==> flow/design.v <==
module Block(clk, en, rst, start, ballx, bally, x, y, hitx, topbotcol, LRcol);
input clk, en, rst, start;
input [9:0] ballx, bally, x, y;
output reg hitx, topbotcol, LRcol;
reg [3:0] S, NS;
parameter
Start = 4'd0,
init = 4'd1,
display = 4'd2,
hit = 4'd3,
tb = 4'd4,
lr = 4'd5;
always@(posedge clk or negedge rst)
begin
    if(rst == 1'b0)
        S <= Start;
    else if(en)
        S <= NS;
end
always@(*)
case(S)
    Start:
        NS = init;
    init:
        NS = display;
    display:
        if((ballx > x && ballx < x + 40 && bally == y) || (ballx > x && ballx < x + 40 && bally == y + 20))
            NS = tb;
        else if((bally > y && bally < y + 20 && (ballx == x || ballx == x + 1)) || (bally > y && bally < y + 20 && (ballx == x + 40 || ballx == x + 39)))
            NS = lr;
		  else
			   NS = display;
	 lr:
		NS = hit;
	 tb:
	   NS = hit;
    hit:
        NS = hit;
    default:
        NS = S;
endcase
always@(posedge clk or negedge rst)
begin
    if(rst == 1'b0)
    begin
        hitx <= 1'b0;
        topbotcol <= 1'b0;
        LRcol <= 1'b0;
    end
    else if(en)
    begin
        case(S)
            init:
				begin
                hitx <= 1'b0;
                topbotcol <= 1'b0;
                LRcol <= 1'b0;
				end
            display:
				begin
					 begin
                    hitx <= 1'b0;
					 end
				end
				tb:
				begin
                   topbotcol <= 1'b1;
                   hitx <= 1'b1;
				end
				lr:
				begin
                   LRcol <= 1'b1;
                   hitx <= 1'b1;
				end
            hit:
				begin
                topbotcol <= 1'b0;
                LRcol <= 1'b0;
                hitx <= 1'd1;
				end
        endcase
    end
end
endmodule
module Ballmove(rst, clk, clk60, start, topbotcol, LRcol, topbotcol2, LRcol2, topbotcol3, LRcol3, topbotcol4, LRcol4, topbotcol5, LRcol5, topbotcol6, LRcol6, topbotcol7, LRcol7, topbotcol8, LRcol8, topbotcol9, LRcol9, topbotcol10, LRcol10, topbotcol11, LRcol11, topbotcol12, LRcol12, topbotcol13, LRcol13, topbotcol14, LRcol14, topbotcol15, LRcol15, topbotcol16, LRcol16, ceilingcol, walcol, padcol, padAng, ballx, bally, L);
input rst, clk, clk60, start,topbotcol, LRcol, topbotcol2, LRcol2, topbotcol3, LRcol3, topbotcol4, LRcol4, topbotcol5, LRcol5, topbotcol6, LRcol6, topbotcol7, LRcol7, topbotcol8, LRcol8, topbotcol9, LRcol9, topbotcol10, LRcol10, topbotcol11, LRcol11, topbotcol12, LRcol12, topbotcol13, LRcol13, topbotcol14, LRcol14, topbotcol15, LRcol15, topbotcol16, LRcol16, padcol, ceilingcol, walcol;
input [2:0] padAng;
output reg [9:0] ballx, bally;
output reg L;
reg [3:0] S, NS;
reg [2:0] movex, movey;
reg UD;
reg [2:0] LR;
parameter
Start = 4'd0,
Startpos = 4'd1,
Startmove = 4'd2,
Move = 4'd3,
SwitchL = 4'd4,
SwitchR = 4'd8,
Switchy = 4'd5,
Padcol = 4'd6,
Done = 4'd7,
Startx = 10'd160,
Starty = 10'd100;
always@(posedge clk or negedge rst)
begin
    if(rst == 1'b0)
        S <= Start;
    else if(clk60)
        S <= NS;
end
always@(*)
begin
    case(S)
        Start:
            NS = Startpos;
        Startpos:
         if(start == 1'b0)
				NS = Startmove;
			else
				NS = Startpos;
		Startmove:
			NS = Move;
		Move:
			if(topbotcol == 1'b1 || topbotcol2 == 1'b1 || topbotcol3 == 1'b1 || topbotcol4 == 1'b1 || topbotcol5 == 1'b1 || topbotcol6 == 1'b1 || topbotcol7 == 1'b1 || topbotcol8 == 1'b1 || topbotcol9 == 1'b1 || topbotcol10 == 1'b1 || topbotcol11 == 1'b1 || topbotcol12 == 1'b1 || topbotcol13 == 1'b1 || topbotcol14 == 1'b1 || topbotcol15 == 1'b1 || topbotcol16 == 1'b1)
				NS = Switchy;
			else
			if(bally == 10'd1)
				NS = Switchy;
			else
			if(ballx == 10'd2)
				NS = SwitchL;
			else
			if(ballx == 10'd1)
				NS = SwitchL;
			else
			if(ballx == 10'd318)
				NS = SwitchR;
			else
			if(ballx == 10'd319)
				NS = SwitchR;
			else
			if(LRcol == 1'b1 || LRcol2 == 1'b1 || LRcol3 == 1'b1 || LRcol4 == 1'b1 || LRcol5 == 1'b1 || LRcol6 == 1'b1 || LRcol7 == 1'b1 || LRcol8 == 1'b1 || LRcol9 == 1'b1 || LRcol10 == 1'b1 || LRcol11 == 1'b1 || LRcol12 == 1'b1 || LRcol13 == 1'b1 || LRcol14 == 1'b1 || LRcol15 == 1'b1 || LRcol16 == 1'b1)
				NS = SwitchL;
			else
			if(padcol == 1'b1)
				NS = Padcol;
			else
			if(bally == 240)
				NS = Done;
			else
				NS = Move;
		Switchy:
			NS = Move;
		SwitchL:
			NS = Move;
		SwitchR:
			NS = Move;
		Padcol:
			NS = Move;
		Done:
			NS = Done;
		default:
			NS = S;
	endcase
end
always@(posedge clk or negedge rst)
begin
	if(rst == 1'b0)
	begin
		ballx <= 10'd160;
		bally <= 10'd100;
		UD <= 1'b0;
		LR <= 3'd0;
		L <= 1'b0;
		movex <= 3'd0;
		movey <= 3'd0;
	end
	else if(clk60)
	begin
		case(S)
			Start: 
			begin
				ballx <= 10'd160;
				bally <= 10'd100;
			end
			Startmove:
			begin
				movex <= 3'd0;
				movey <= 3'd1;
			end
			Move:
			begin
			if(UD == 1'b0 && LR == 3'd0)
			begin
				ballx <= ballx;
				bally <= bally + 1;
			end
			else if(UD == 1'b0 && LR == 3'd1)
			begin
				ballx <= ballx - 1;
				bally <= bally + 1;
			end
			else if(UD == 1'b0 && LR == 3'd2)
			begin
				ballx <= ballx - 2;
				bally <= bally + 1;
			end
			else if(UD == 1'b0 && LR == 3'd3)
			begin
				ballx <= ballx + 1;
				bally <= bally + 1;
			end
			else if(UD == 1'b0 && LR == 3'd4)
			begin
				ballx <= ballx + 2;
				bally <= bally + 1;
			end
			else if(UD == 1'b1 && LR == 3'd0)
			begin
				ballx <= ballx;
				bally <= bally - 1;
			end
			else if(UD == 1'b1 && LR == 3'd1)
			begin
				ballx <= ballx - 1;
				bally <= bally - 1;
			end
			else if(UD == 1'b1 && LR == 3'd2)
			begin
				ballx <= ballx - 2;
				bally <= bally - 1;
			end
			else if(UD == 1'b1 && LR == 3'd3)
			begin
				ballx <= ballx + 1;
				bally <= bally - 1;
			end
			else if(UD == 1'b1 && LR == 3'd4)
			begin
				ballx <= ballx + 2;
				bally <= bally - 1;
			end
			else
			begin
				bally <= ballx;
				bally <= bally;
			end
			end
			Switchy:
			begin
				if(UD == 1'b1)
				begin
					bally <= bally + 2;
					UD <= 1'b0;
				end
				else
				begin
					bally <= bally - 2;
					UD <= 1'b1;
				end
			end
			SwitchL:
			begin
				if(LR == 3'd1)
				begin
					ballx <= ballx + 2;
					LR <= 3'd3;
				end
				else if(LR == 3'd2)
				begin
					ballx <= ballx + 3;
					LR <= 3'd4;
				end
				else
				begin
					LR <= LR;
				end
			end
			SwitchR:
			begin
				if(LR == 3'd3)
				begin
					ballx <= ballx - 2;
					LR <= 3'd1;
				end
				else if(LR == 3'd4)
				begin
					ballx <= ballx - 3;
					LR <= 3'd2;
				end
				else
				begin
					LR <= LR;
				end
			end
			Padcol:
			begin
				bally <= bally - 1;
				UD <= 1'b1;
				case(padAng)
					3'd0:
					begin
						LR <= 3'd2;
					end
					3'd1:
					begin
						LR <= 3'd1;
					end
					3'd2:
					begin
						LR <= 3'd0;
					end
					3'd3:
					begin
						LR <= 3'd3;
					end
					3'd4:
					begin
						LR <= 3'd4;
					end
				endcase
			end
			Done:
			begin
				L <= 1'b1;
			end
		endcase
	end
end
endmodule
module Paddlemove(rst, clk, clk60, L, R, start, ballx, bally, padx, pady, Padcol, PadAng);
input rst, clk, clk60, L, R, start;
input [9:0] ballx, bally;
output reg Padcol;
output reg [2:0] PadAng;
output reg [9:0] padx, pady;
reg [3:0] S,NS;
parameter
PadW = 8'd80,
PadH = 5'd20,
PadStartX = 10'd100,
PadStartY = 10'd200,
ScreenW = 10'd320,
ScreenH = 10'd240,
Start = 4'd0,
Wait = 4'd1,
MoveL = 4'd2,
MoveR = 4'd3;
always@(posedge clk or negedge rst)
begin
    if(rst == 1'b0)
        S <= Start;
    else if(clk60)
        S <= NS;
end
always@(*)
    case(S)
        Start:
            if(start == 1'b0)
                NS = Wait;
            else
                NS = Start;
        Wait:
            if(L == 1'b0)
                NS = MoveL;
            else
            if(R == 1'b0)
                NS = MoveR;
            else
            if(L^~R == 1'b0)
                NS = Wait;
            else
                NS = Wait;
        MoveL:
            if(L == 1'b0)
                NS = MoveL;
            else
                NS = Wait;
        MoveR:
            if(R == 1'b0)
                NS = MoveR;
            else
                NS = Wait;
        default:
            NS = S;
    endcase
always@(posedge clk or negedge rst)
begin
    if(rst == 1'b0)
    begin
        padx <= PadStartX;
        pady <= PadStartY;
        Padcol <= 1'b0;
        PadAng <= 3'd0;
    end
    else if(clk60)
    begin
        case(S)
            Wait:
				begin
                if(ballx > padx && ballx < padx + 17 && bally == pady)
					 begin
                    Padcol <= 1'b1;
                    PadAng <= 3'd0;
					 end
                else
                if(ballx > padx + 16 && ballx < padx + 33 && bally == pady)
					 begin
                    Padcol <= 1'b1;
                    PadAng <= 3'd1;
					 end
                else
                if(ballx > padx + 32 && ballx < padx + 49 && bally == pady)
					 begin
                    Padcol <= 1'b1;
                    PadAng <= 3'd2;
					 end
                else
                if(ballx > padx + 48 && ballx < padx + 65 && bally == pady)
					 begin
                    Padcol <= 1'b1;
                    PadAng <= 3'd3;
					 end
                else
                if(ballx > padx + 64 && ballx < padx + 80 && bally == pady)
					 begin
                    Padcol <= 1'b1;
                    PadAng <= 3'd4;
					 end
                else
					 begin
                    padx <= padx;
                    Padcol <= 1'b0;
					 end
            end
            MoveL:
				begin
                if(ballx > padx && ballx < padx + 17 && bally == pady)
					 begin
                    Padcol <= 1'b1;
                    PadAng <= 3'd0;
					 end
                else
                if(ballx > padx + 16 && ballx < padx + 33 && bally == pady)
					 begin
                    Padcol <= 1'b1;
                    PadAng <= 3'd1;
					 end
                else
                if(ballx > padx + 32 && ballx < padx + 49 && bally == pady)
					 begin
                    Padcol <= 1'b1;
                    PadAng <= 3'd2;
					 end
                else
                if(ballx > padx + 48 && ballx < padx + 65 && bally == pady)
					 begin
                    Padcol <= 1'b1;
                    PadAng <= 3'd3;
					 end
                else
                if(ballx > padx + 64 && ballx < padx + 80 && bally == pady)
					 begin
                    Padcol <= 1'b1;
                    PadAng <= 3'd4;
					 end
                else
                if(padx == 10'd0)
					 begin
                    padx <= padx;
					 end
                else
					 begin
                    padx <= padx - 1;
                    Padcol <= 1'b0;
					 end
				end
            MoveR:
				begin
                if(ballx > padx && ballx < padx + 17 && bally == pady)
					 begin
                    Padcol <= 1'b1;
                    PadAng <= 3'd0;
					 end
                else
                if(ballx > padx + 16 && ballx < padx + 33 && bally == pady)
					 begin
                    Padcol <= 1'b1;
                    PadAng <= 3'd1;
					 end
                else
                if(ballx > padx + 32 && ballx < padx + 49 && bally == pady)
					 begin
                    Padcol <= 1'b1;
                    PadAng <= 3'd2;
					 end
                else
                if(ballx > padx + 48 && ballx < padx + 65 && bally == pady)
					 begin
                    Padcol <= 1'b1;
                    PadAng <= 3'd3;
					 end
                else
                if(ballx > padx + 64 && ballx < padx + 80 && bally == pady)
					 begin
                    Padcol <= 1'b1;
                    PadAng <= 3'd4;
					 end
                else
                if(padx == 10'd240)
					 begin
                    padx <= padx;
					 end
                else
					 begin
                    padx <= padx + 1;
                    Padcol <= 1'b0;
					 end
				end
            endcase
		end
	end
endmodule
module Display(clk, rst, x, y, ballx, bally, paddlex, paddley, block1x, block1y, block2x, block2y, block3x, block3y, block4x, block4y, block5x, block5y, block6x, block6y, block7x, block7y, block8x, block8y, block9x, block9y, block10x, block10y, block11x, block11y, block12x, block12y, block13x, block13y, block14x, block14y, block15x, block15y, block16x, block16y, hit1, hit2, hit3, hit4, hit5, hit6, hit7, hit8, hit9, hit10, hit11, hit12, hit13, hit14, hit15, hit16, start, done, L, W, color);
input clk, rst, start, hit1, hit2, hit3, hit4, hit5, hit6, hit7, hit8, hit9, hit10, hit11, hit12, hit13, hit14, hit15, hit16, done, W, L;
input [9:0] x, y, ballx, bally, paddlex, paddley, block1x, block1y, block2x, block2y, block3x, block3y, block4x, block4y, block5x, block5y, block6x, block6y, block7x, block7y, block8x, block8y, block9x, block9y, block10x, block10y, block11x, block11y, block12x, block12y, block13x, block13y, block14x, block14y, block15x, block15y, block16x, block16y;
output reg [2:0] color;
reg [8:0] shift;
reg [7:0] S, NS;
parameter
Start = 8'd0,
xypos = 8'd1,
black = 8'd2,
colour = 8'd3,
white = 8'd4,
Begin = 8'd5,
Win = 8'd6,
Loss = 8'd7;
always@(posedge clk or negedge rst)
begin
	if(rst == 1'b0)
		S<= Start;
	else 
		S<= NS;
end
always@(*)
begin
case(S)
	Start:
		if(start == 1'b0)
			NS = xypos;
		else
			NS = Start;
	xypos:
		if((x > paddlex && x < paddlex + 80 && y < paddley + 10 && y > paddley) || (x > ballx - 2 && x < ballx + 2 && y > bally - 2 && y < bally + 2) && L == 1'b0 && W == 1'b0)
			NS = black;
		else if(x > block1x && x < block1x + 40 && y > block1y && y < block1y + 20 && hit1 == 1'b0 && L == 1'b0 && W == 1'b0)
			NS = colour;
		else if(x > block2x && x < block2x + 40 && y > block2y && y < block2y + 20 && hit2 == 1'b0 && L == 1'b0 && W == 1'b0)
			NS = colour;
		else if(x > block3x && x < block3x + 40 && y > block3y && y < block3y + 20 && hit3 == 1'b0 && L == 1'b0 && W == 1'b0)
			NS = colour;
		else if(x > block4x && x < block4x + 40 && y > block4y && y < block4y + 20 && hit4 == 1'b0 && L == 1'b0 && W == 1'b0)
			NS = colour;
		else if(x > block5x && x < block5x + 40 && y > block5y && y < block5y + 20 && hit5 == 1'b0 && L == 1'b0 && W == 1'b0)
			NS = colour;
		else if(x > block6x && x < block6x + 40 && y > block6y && y < block6y + 20 && hit6 == 1'b0 && L == 1'b0 && W == 1'b0)
			NS = colour;
		else if(x > block7x && x < block7x + 40 && y > block7y && y < block7y + 20 && hit7 == 1'b0 && L == 1'b0 && W == 1'b0)
			NS = colour;
		else if(x > block8x && x < block8x + 40 && y > block8y && y < block8y + 20 && hit8 == 1'b0 && L == 1'b0 && W == 1'b0)
			NS = colour;
		else if(x > block9x && x < block9x + 40 && y > block9y && y < block9y + 20 && hit9 == 1'b0 && L == 1'b0 && W == 1'b0)
			NS = colour;
		else if(x > block10x && x < block10x + 40 && y > block10y && y < block10y + 20 && hit10 == 1'b0 && L == 1'b0 && W == 1'b0)
			NS = colour;
		else if(x > block11x && x < block11x + 40 && y > block11y && y < block11y + 20 && hit11 == 1'b0 && L == 1'b0 && W == 1'b0)
			NS = colour;
		else if(x > block12x && x < block12x + 40 && y > block12y && y < block12y + 20 && hit12 == 1'b0 && L == 1'b0 && W == 1'b0)
			NS = colour;
		else if(x > block13x && x < block13x + 40 && y > block13y && y < block13y + 20 && hit13 == 1'b0 && L == 1'b0 && W == 1'b0)
			NS = colour;
		else if(x > block14x && x < block14x + 40 && y > block14y && y < block14y + 20 && hit14 == 1'b0 && L == 1'b0 && W == 1'b0)
			NS = colour;
		else if(x > block15x && x < block15x + 40 && y > block15y && y < block15y + 20 && hit15 == 1'b0 && L == 1'b0 && W == 1'b0)
			NS = colour;
		else if(x > block16x && x < block16x + 40 && y > block16y && y < block16y + 20 && hit16 == 1'b0 && L == 1'b0 && W == 1'b0)
			NS = colour;
		else if(L == 1'b1)
			NS = Loss;
		else if(W == 1'b1)
			NS = Win;
		else 
			NS = white;
	black:
		NS = xypos;
	colour:
		NS = xypos;
	white:
		NS = xypos;
	Win:
		NS = xypos;
	Loss:
		NS = xypos;
	default:
		NS = S;
endcase
end
always@(posedge clk or negedge rst)
begin
	if(rst == 1'b0)
	begin
		color <= 3'b111;
	end
	else
	begin
		case (S)
			Start:
			begin
			color <= 3'b000;
			end
			black:
			begin
			color <= 3'b001;
			end
			colour:
			begin
			color <= 3'b010;
			end
			white:
			begin
			color <= 3'b011;
			end
			Win:
			begin
			color <= 3'b100;
			end
			Loss:
			begin
			color <= 3'b101;
			end
			default:
			begin
			color <= 3'b111;
			end
		endcase
	end
end
endmodule
module BreakoutControl(clk_50, strt, rst, L, R, tick, color, pix_x, pix_y, ball_x, ball_y, pad_x, bricks, win, lose);
input clk_50;
input strt, rst, L, R;
input tick;
output [2:0] color;
output [8:0] pix_x;
output [7:0] pix_y;
output [9:0] ball_x;
output [9:0] ball_y;
output [9:0] pad_x;
output [15:0] bricks;
output win, lose;
parameter 
Start = 4'd0,
Play = 4'd1,
Win = 4'd2,
Lose = 4'd3,
block1x = 10'd1,
block1y = 10'd50,
block2x = 10'd41,
block2y = 10'd50,
block3x = 10'd81,
block3y = 10'd50,
block4x = 10'd121,
block4y = 10'd50,
block5x = 10'd161,
block5y = 10'd50,
block6x = 10'd201,
block6y = 10'd50,
block7x = 10'd241,
block7y = 10'd50,
block8x = 10'd281,
block8y = 10'd50,
block9x = 10'd1,
block9y = 10'd19,
block10x = 10'd41,
block10y = 10'd19,
block11x = 10'd81,
block11y = 10'd19,
block12x = 10'd121,
block12y = 10'd19,
block13x = 10'd161,
block13y = 10'd19,
block14x = 10'd201,
block14y = 10'd19,
block15x = 10'd241,
block15y = 10'd19,
block16x = 10'd281,
block16y = 10'd19;
wire [2:0] color;
reg [3:0] S,NS;
reg W, done, start_state, ph25; 
reg [9:0] x, y;
wire [9:0] ballx, bally, padx, pady;
wire [2:0] PadAng;
wire padcol, topbotcol, LRcol, topbotcol2, LRcol2, topbotcol3, LRcol3, topbotcol4, LRcol4, topbotcol5, LRcol5, topbotcol6, LRcol6, topbotcol7, LRcol7, topbotcol8, LRcol8, topbotcol9, LRcol9, topbotcol10, LRcol10, topbotcol11, LRcol11, topbotcol12, LRcol12, topbotcol13, LRcol13, topbotcol14, LRcol14, topbotcol15, LRcol15, topbotcol16, LRcol16, ceilingcol, walcol, Lo;
wire Hit1, Hit2, Hit3, Hit4, Hit5, Hit6, Hit7, Hit8, Hit9, Hit10, Hit11, Hit12, Hit13, Hit14, Hit15, Hit16;
wire clk60;
assign clk60 = tick;
Paddlemove pad(rst, clk_50, clk60, L, R, strt, ballx, bally, padx, pady, padcol, PadAng);
Block blk1(clk_50, clk60, rst, strt, ballx, bally, block1x, block1y, Hit1, topbotcol, LRcol);
Block blk2(clk_50, clk60, rst, strt, ballx, bally, block2x, block2y, Hit2, topbotcol2, LRcol2);
Block blk3(clk_50, clk60, rst, strt, ballx, bally, block3x, block3y, Hit3, topbotcol3, LRcol3);
Block blk4(clk_50, clk60, rst, strt, ballx, bally, block4x, block4y, Hit4, topbotcol4, LRcol4);
Block blk5(clk_50, clk60, rst, strt, ballx, bally, block5x, block5y, Hit5, topbotcol5, LRcol5);
Block blk6(clk_50, clk60, rst, strt, ballx, bally, block6x, block6y, Hit6, topbotcol6, LRcol6);
Block blk7(clk_50, clk60, rst, strt, ballx, bally, block7x, block7y, Hit7, topbotcol7, LRcol7);
Block blk8(clk_50, clk60, rst, strt, ballx, bally, block8x, block8y, Hit8, topbotcol8, LRcol8);
Block blk9(clk_50, clk60, rst, strt, ballx, bally, block9x, block9y, Hit9, topbotcol9, LRcol9);
Block blk10(clk_50, clk60, rst, strt, ballx, bally, block10x, block10y, Hit10, topbotcol10, LRcol10);
Block blk11(clk_50, clk60, rst, strt, ballx, bally, block11x, block11y, Hit11, topbotcol11, LRcol11);
Block blk12(clk_50, clk60, rst, strt, ballx, bally, block12x, block12y, Hit12, topbotcol12, LRcol12);
Block blk13(clk_50, clk60, rst, strt, ballx, bally, block13x, block13y, Hit13, topbotcol13, LRcol13);
Block blk14(clk_50, clk60, rst, strt, ballx, bally, block14x, block14y, Hit14, topbotcol14, LRcol14);
Block blk15(clk_50, clk60, rst, strt, ballx, bally, block15x, block15y, Hit15, topbotcol15, LRcol15);
Block blk16(clk_50, clk60, rst, strt, ballx, bally, block16x, block16y, Hit16, topbotcol16, LRcol16);
Ballmove ball(rst, clk_50, clk60, strt, topbotcol, LRcol, topbotcol2, LRcol2, topbotcol3, LRcol3, topbotcol4, LRcol4, topbotcol5, LRcol5, topbotcol6, LRcol6, topbotcol7, LRcol7, topbotcol8, LRcol8, topbotcol9, LRcol9, topbotcol10, LRcol10, topbotcol11, LRcol11, topbotcol12, LRcol12, topbotcol13, LRcol13, topbotcol14, LRcol14, topbotcol15, LRcol15, topbotcol16, LRcol16, ceilingcol, walcol, padcol, PadAng, ballx, bally, Lo);
Display dis(clk_50, rst, x, y, ballx, bally, padx, pady, block1x, block1y, block2x, block2y, block3x, block3y, block4x, block4y, block5x, block5y, block6x, block6y, block7x, block7y, block8x, block8y, block9x, block9y, block10x, block10y, block11x, block11y, block12x, block12y, block13x, block13y, block14x, block14y, block15x, block15y, block16x, block16y, Hit1, Hit2, Hit3, Hit4, Hit5, Hit6, Hit7, Hit8, Hit9, Hit10, Hit11, Hit12, Hit13, Hit14, Hit15, Hit16, strt, done, Lo, W, color);
assign pix_x = x[8:0];
assign pix_y = y[7:0];
assign ball_x = ballx;
assign ball_y = bally;
assign pad_x = padx;
assign bricks = {Hit16, Hit15, Hit14, Hit13, Hit12, Hit11, Hit10, Hit9, Hit8, Hit7, Hit6, Hit5, Hit4, Hit3, Hit2, Hit1};
assign win = W;
assign lose = Lo;
always @(posedge clk_50 or negedge rst) begin
	if (rst == 1'b0) begin
		ph25 <= 0;
	end else begin
		ph25 <= ~ph25;
	end
end
always @(posedge clk_50 or negedge rst) begin
	if (rst == 1'b0) begin
		x <= 0;
		y <= 0;
	end else if (ph25 == 1'b0) begin
		if (x == 10'd320) begin
			x <= 0;
			if (y == 10'd240) begin
				y <= 0;
			end else begin
				y <= y + 10'd1;
			end
		end else begin
			x <= x + 10'd1;
		end
	end
end
always@(posedge clk_50 or negedge rst)
begin
	if(rst == 1'b0)
		S<= Start;
	else 
		S<= NS;
end
always@(*)
begin
case(S)
	Start:
		if(strt == 1'b0)
			NS = Play;
		else 
			NS = Start;
	Play:
		if(Hit1 == 1'b1 && Hit2 == 1'b1 && Hit3 == 1'b1 && Hit4 == 1'b1 && Hit5 == 1'b1 && Hit6 == 1'b1 && Hit7 == 1'b1 && Hit8 == 1'b1 && Hit9 == 1'b1 && Hit10 == 1'b1 && Hit11 == 1'b1 && Hit12 == 1'b1 && Hit13 == 1'b1 && Hit14 == 1'b1 && Hit15 == 1'b1 && Hit16 == 1'b1)
			NS = Win;
		else 
			if(Lo == 1'b1)
				NS = Lose;
			else
			NS = Play;
	Win:
		NS = Win;
	Lose: 
		NS = Lose;
	default:
		NS = S;
endcase
end
always@(posedge clk_50 or negedge rst)
begin
	if(rst == 1'b0)
	begin 
		done <= 1'b0;
		W <= 1'b0;
		start_state <= 1'b1;
	end
	else 
	begin
		case (S)
			Start:
			begin
				done <= 1'b0;
				W <= 1'b0;
			end
			Win:
			begin
				W <= 1'b1;
			end
		endcase
	end
end
endmodule	
# Tool chain data of BreakoutControl

What the tools print for BreakoutControl, step after step.
Lines are those of the file above, counted from 1.
Operators: Yosys type, input widths -> output width; for muxes data width and select width s.
Library cell names are shortened.
The mark n/a stands for no value.

Top module: BreakoutControl
Clock: clk_50
Cell library: sky130hd
Library corner: tt_025C_1v80

# Word level

Source: Yosys, flattened and elaborated, memories not mapped. Widths are those after wreduce. Registers that Yosys merges into a memory's read port (data or address) are not register bits. Print and check cells do not count.

Flip-flop bits (word level): 196
Bits of input ports: 6
Output and inout port bits: 68
Word-level cells: 1069

Add/sub/neg operators: 23
$lt $le $gt $ge: 58
Equality and inequality tests: 167
Multiplexer cells: 212
Bitwise operators: 20
Reduce/logical cells: 508

Operators with widths:

| kind                  | number |
| $mux 10               | 39 |
| $pmux 4 s4            | 18 |
| $logic_and 1x1->1     | 205 |
| $gt 10x32->1          | 6 |
| $lt 10x32->1          | 6 |
| $eq 4x2->1 const B    | 38 |
| $eq 4x3->1 const B    | 36 |
| $mux 8                | 18 |
| $reduce_and 2->1      | 69 |
| $eq 10x8->1 const B   | 13 |
| $reduce_bool 2->1     | 51 |
| $mux 4                | 25 |
| $pmux 1 s2            | 50 |
| $mux 3                | 27 |
| $eq 10x9->1 const B   | 8 |
| $reduce_bool 4->1     | 20 |
| $pmux 10 s4           | 2 |
| $logic_or 1x1->1      | 79 |
| $eq 4x1->1 const B    | 19 |
| $logic_not 4->1       | 19 |
| $eq 10x7->1 const B   | 7 |
| $gt 10x8->1 const B   | 7 |
| $lt 10x8->1 const B   | 7 |
| $reduce_or 2->1       | 32 |
| $lt 10x7->1 const B   | 6 |
| $reduce_or 3->1       | 17 |
| $add 10x1->10 const B | 5 |
| $eq 10x6->1 const B   | 5 |

Other operator kinds: 55; their cells: 154.

# Logic depth

Depth = most cells in a row (Yosys ltp): at word level without a register or memory, in the mapped netlist without a sequential cell, where the memories' decode and read muxes count.

Depth in word-level cells: 25
ABC_AREA: 1
Gate-level depth with buffers: 21

# After synthesis

The flow's flattened synthesis, as Yosys stat reports it; memories are mapped. The netlist is that of the ABC_AREA named above (0 if unset); the other value can give another one.

Cell count: 2550
Cell area after synthesis: 0.0184164 sq mm
Sequential area: 0.0059219 sq mm
Mapped flip-flops: 235
Buffer cells: 104

Cells by type:

| cell      | number | area in all (sq um) |
| dfrtp_1   | 202    | 5.05E+03 |
| nand2_1   | 599    | 2.25E+03 |
| ha_1      | 154    | 1.93E+03 |
| inv_1     | 302    | 1.13E+03 |
| a21oi_1   | 186    | 930.893 |
| nor2_1    | 234    | 878.342 |
| dfstp_2   | 33     | 867.082 |
| nand3_1   | 160    | 800.768 |
| xor2_1    | 76     | 665.638 |
| o21ai_0   | 115    | 575.552 |
| buf_4     | 44     | 330.317 |
| nand4_1   | 48     | 300.288 |
| o21ai_1   | 37     | 185.178 |
| nor3_1    | 35     | 175.168 |
| o2111ai_1 | 19     | 166.41 |
| nor2_4    | 13     | 146.39 |
| o211ai_1  | 17     | 127.622 |
| clkbuf_1  | 31     | 116.362 |

Not listed: further types 52, cells in them 245.

# Timing after synthesis

Path of least setup slack by OpenSTA after synthesis, without wires, with an ideal clock, recovery checks aside; 20% of the period is set as input and as output delay. Where synthesis merged equal registers, the netlist keeps one of their names.

Path kind: register -> register
Start: reg pad.padx[6]
End: reg pad.padx[0]
Clock period: 10.0 ns
Setup time: 0.118 ns
Launch time at the first pin: 0.000 ns
Data arrival time: 2.871 ns
Data required time: 9.882 ns
Path slack: 7.011 ns
Delay of the path: 2.989 ns
Stages on the path: 18
Period reached after synthesis: 2.989 ns

"delay of the path" = arrival - input delay + setup time.
"stages on the path" counts driving pins, that of a launching flip-flop among them; a cell with two outputs on the path counts twice.
"period reached after synthesis" = period - worst setup slack (recovery checks aside). The figure is calculated, with input and output delays left at 20% of the set period.
The rows between start and end are the longest chain of elaborated cells between them; the timing report does not say that the signal goes this way. Where chains are equally long, one stands for them.
Each line given opens the expression or statement behind the cell; cells for indexed reads and writes are added by Yosys, which also makes memories of some case tables.
At most two assigning lines are given for a register; there are more.

Cell sequence: dfstp_2 clkbuf_1 inv_1 ha_1 nand2_1 o21ai_1 xor2_1 ha_1 a21oi_1 o21a_1 nand2_1 a21oi_4 nand3_2 nand2_2 nand2_4 buf_6 nand4_1 nand2_1
Cells in the longest elaborated chain: 10

RTL lines, path after synthesis:

| item                           | RTL line | source |
| from (decl)                    | 338      | `output reg [9:0] padx, pady;` |
| from (assign)                  | 393      | `padx <= PadStartX;` |
| from (assign)                  | 434      | `padx <= padx;` |
| $add 10x7->11                  | 506      | `if(ballx > padx + 64 && ballx < padx + 80 && bally == pady)` |
| $gt 10x32->1                   | 506      |  |
| $logic_and 1x1->1 (2 in a row) | 506      |  |
| $mux 10                        | 506      |  |
| $mux 10                        | 500      | `if(ballx > padx + 48 && ballx < padx + 65 && bally == pady)` |
| $mux 10                        | 494      | `if(ballx > padx + 32 && ballx < padx + 49 && bally == pady)` |
| $mux 10                        | 488      | `if(ballx > padx + 16 && ballx < padx + 33 && bally == pady)` |
| $mux 10                        | 482      | `if(ballx > padx && ballx < padx + 17 && bally == pady)` |
| $pmux 10 s2                    | 400      | `case(S)` |
| to (assign)                    | 393      |  |
| to (assign)                    | 434      |  |
| to (decl)                      | 338      |  |

# Timing after layout

From the final timing report of run B: the path of least setup slack in the routed layout; clock arrival at registers is part of the times.

Path kind: register -> output
Start: reg ball.ballx[7]
End: out ball_x[7]
Clock period: 10.0 ns
Launch time at the first pin: 0.57 ns
Data arrival time: 2.27 ns
Data required time: 8.00 ns
Path slack: 5.73 ns
Stages on the path: 2

At most two assigning lines are given for a register; there are more.

Cell sequence: dfstp_2 clkdlybuf4s50_1
Cells in the longest elaborated chain: 0

RTL lines, path after layout:

| item          | RTL line | source |
| from (decl)   | 88       | `output reg [9:0] ballx, bally;` |
| from (assign) | 197      | `ballx <= ballx;` |
| from (assign) | 202      | `ballx <= ballx - 1;` |
| to (decl)     | 659      | `output [9:0] ball_x;` |

# Flow runs of BreakoutControl

Measured results for BreakoutControl: 4 stored runs of the Yosys and OpenROAD flow on sky130hd. The settings differ; the order carries no meaning. The constraints put input and output delay at 20% of the set period each and load the outputs with 0.01 pF.
By "period reached" is meant the clock period of the run minus its worst setup slack. This is arithmetic on one report: input and output delays are still those of the set period (20% each).
By "worst path time" is meant the share of the clock period that the worst setup path is allowed (20% is reserved at inputs, 20% at outputs), minus its slack. Clock arrival times at its registers enter into it.
"total power of the final layout": no workload was simulated; the value follows from the tool's default switching activity.

## Run A

==> flow/run.sh <==
#!/bin/bash
# the make line also repeats the synthesis and layout settings of config.mk as NAME=value (left out here)
make -C /OpenROAD-flow-scripts/flow DESIGN_CONFIG=/design/flow/config.mk WORK_HOME=/design/flow/orfs CLKGATE_MAP_FILE= finish
==> flow/config.mk <==
export PLATFORM = sky130hd
export DESIGN_NAME = BreakoutControl
export DESIGN_NICKNAME = BreakoutControl
export VERILOG_FILES = /design/flow/design.v
export SDC_FILE = /design/flow/constraint.sdc
export NUM_CORES = 4
export LEC_CHECK = 0
export ABC_AREA = 0
export CAP_MARGIN = 30
export CELL_PAD_IN_SITES_DETAIL_PLACEMENT = 2
export CORE_MARGIN = 9
export CORE_UTILIZATION = 40
export GPL_ROUTABILITY_DRIVEN = 0
export GPL_TIMING_DRIVEN = 0
export MIN_ROUTING_LAYER = met2
export SLEW_MARGIN = 20
export TNS_END_PERCENT = 25
==> flow/constraint.sdc <==
create_clock -name core_clock -period 6.76 [get_ports {clk_50}]
set_input_delay 1.3520 -clock core_clock [delete_from_list [all_inputs] [get_ports {clk_50}]]
set_output_delay 1.3520 -clock core_clock [all_outputs]
set_load 0.01 [all_outputs]

Run A: incomplete, routing halted on GRT-0232

## Run B

==> flow/run.sh <==
#!/bin/bash
# the make line also repeats the synthesis and layout settings of config.mk as NAME=value (left out here)
make -C /OpenROAD-flow-scripts/flow DESIGN_CONFIG=/design/flow/config.mk WORK_HOME=/design/flow/orfs CLKGATE_MAP_FILE= finish
==> flow/config.mk <==
export PLATFORM = sky130hd
export DESIGN_NAME = BreakoutControl
export DESIGN_NICKNAME = BreakoutControl
export VERILOG_FILES = /design/flow/design.v
export SDC_FILE = /design/flow/constraint.sdc
export NUM_CORES = 4
export LEC_CHECK = 0
export ABC_AREA = 1
export CAP_MARGIN = 20
export CORE_MARGIN = 2
export CORE_UTILIZATION = 40
export SLEW_MARGIN = 15
==> flow/constraint.sdc <==
create_clock -name core_clock -period 10.0 [get_ports {clk_50}]
set_input_delay 2.0000 -clock core_clock [delete_from_list [all_inputs] [get_ports {clk_50}]]
set_output_delay 2.0000 -clock core_clock [all_outputs]
set_load 0.01 [all_outputs]

| result of run B | value |
|---|---|
| chip area after synthesis (Yosys) | 0.0184164 sq mm |
| die area | 0.0477728 sq mm |
| standard-cell area of the final layout | 0.0202895 sq mm |
| utilization | 44.7% |
| setup slack of the worst path | 5.727 ns |
| summed negative setup slack | 0.000 ns |
| total power of the final layout | 4.528 mW |
| period reached | 4.273 ns |
| worst path time | 2.27 ns |
| class of the worst setup path | register -> output |

## Run C

==> flow/run.sh <==
#!/bin/bash
# the make line also repeats the synthesis and layout settings of config.mk as NAME=value (left out here)
make -C /OpenROAD-flow-scripts/flow DESIGN_CONFIG=/design/flow/config.mk WORK_HOME=/design/flow/orfs CLKGATE_MAP_FILE= finish
==> flow/config.mk <==
export PLATFORM = sky130hd
export DESIGN_NAME = BreakoutControl
export DESIGN_NICKNAME = BreakoutControl
export VERILOG_FILES = /design/flow/design.v
export SDC_FILE = /design/flow/constraint.sdc
export NUM_CORES = 4
export LEC_CHECK = 0
export ABC_AREA = 0
export CAP_MARGIN = 30
export CORE_MARGIN = 2
export CORE_UTILIZATION = 40
export SLEW_MARGIN = 15
export TNS_END_PERCENT = 5
==> flow/constraint.sdc <==
create_clock -name core_clock -period 10.0 [get_ports {clk_50}]
set_input_delay 2.0000 -clock core_clock [delete_from_list [all_inputs] [get_ports {clk_50}]]
set_output_delay 2.0000 -clock core_clock [all_outputs]
set_load 0.01 [all_outputs]

| result of run C | value |
|---|---|
| chip area after synthesis (Yosys) | 0.0173466 sq mm |
| die area | 0.0450479 sq mm |
| standard-cell area of the final layout | 0.0193586 sq mm |
| utilization | 45.0% |
| setup slack of the worst path | 5.344 ns |
| summed negative setup slack | 0.000 ns |
| total power of the final layout | 4.592 mW |
| period reached | 4.656 ns |
| worst path time | 4.66 ns |
| class of the worst setup path | register -> register |

## Run D

==> flow/run.sh <==
#!/bin/bash
# the make line also repeats the synthesis and layout settings of config.mk as NAME=value (left out here)
make -C /OpenROAD-flow-scripts/flow DESIGN_CONFIG=/design/flow/config.mk WORK_HOME=/design/flow/orfs CLKGATE_MAP_FILE= finish
==> flow/config.mk <==
export PLATFORM = sky130hd
export DESIGN_NAME = BreakoutControl
export DESIGN_NICKNAME = BreakoutControl
export VERILOG_FILES = /design/flow/design.v
export SDC_FILE = /design/flow/constraint.sdc
export NUM_CORES = 4
export LEC_CHECK = 0
export ABC_AREA = 1
export CAP_MARGIN = 25
export CORE_MARGIN = 6
export CORE_UTILIZATION = 28
export CTS_CLUSTER_DIAMETER = 203
export HOLD_SLACK_MARGIN = 0.06
export MIN_ROUTING_LAYER = met1
export PLACE_DENSITY = 0.44
export SLEW_MARGIN = 30
export TNS_END_PERCENT = 40
==> flow/constraint.sdc <==
create_clock -name core_clock -period 7.15 [get_ports {clk_50}]
set_input_delay 1.4300 -clock core_clock [delete_from_list [all_inputs] [get_ports {clk_50}]]
set_output_delay 1.4300 -clock core_clock [all_outputs]
set_load 0.01 [all_outputs]

| result of run D | value |
|---|---|
| chip area after synthesis (Yosys) | 0.0184164 sq mm |
| die area | 0.0720708 sq mm |
| standard-cell area of the final layout | 0.0207374 sq mm |
| utilization | 32.1% |
| setup slack of the worst path | 3.302 ns |
| summed negative setup slack | 0.000 ns |
| total power of the final layout | 6.488 mW |
| period reached | 3.848 ns |
| worst path time | 2.42 ns |
| class of the worst setup path | register -> output |
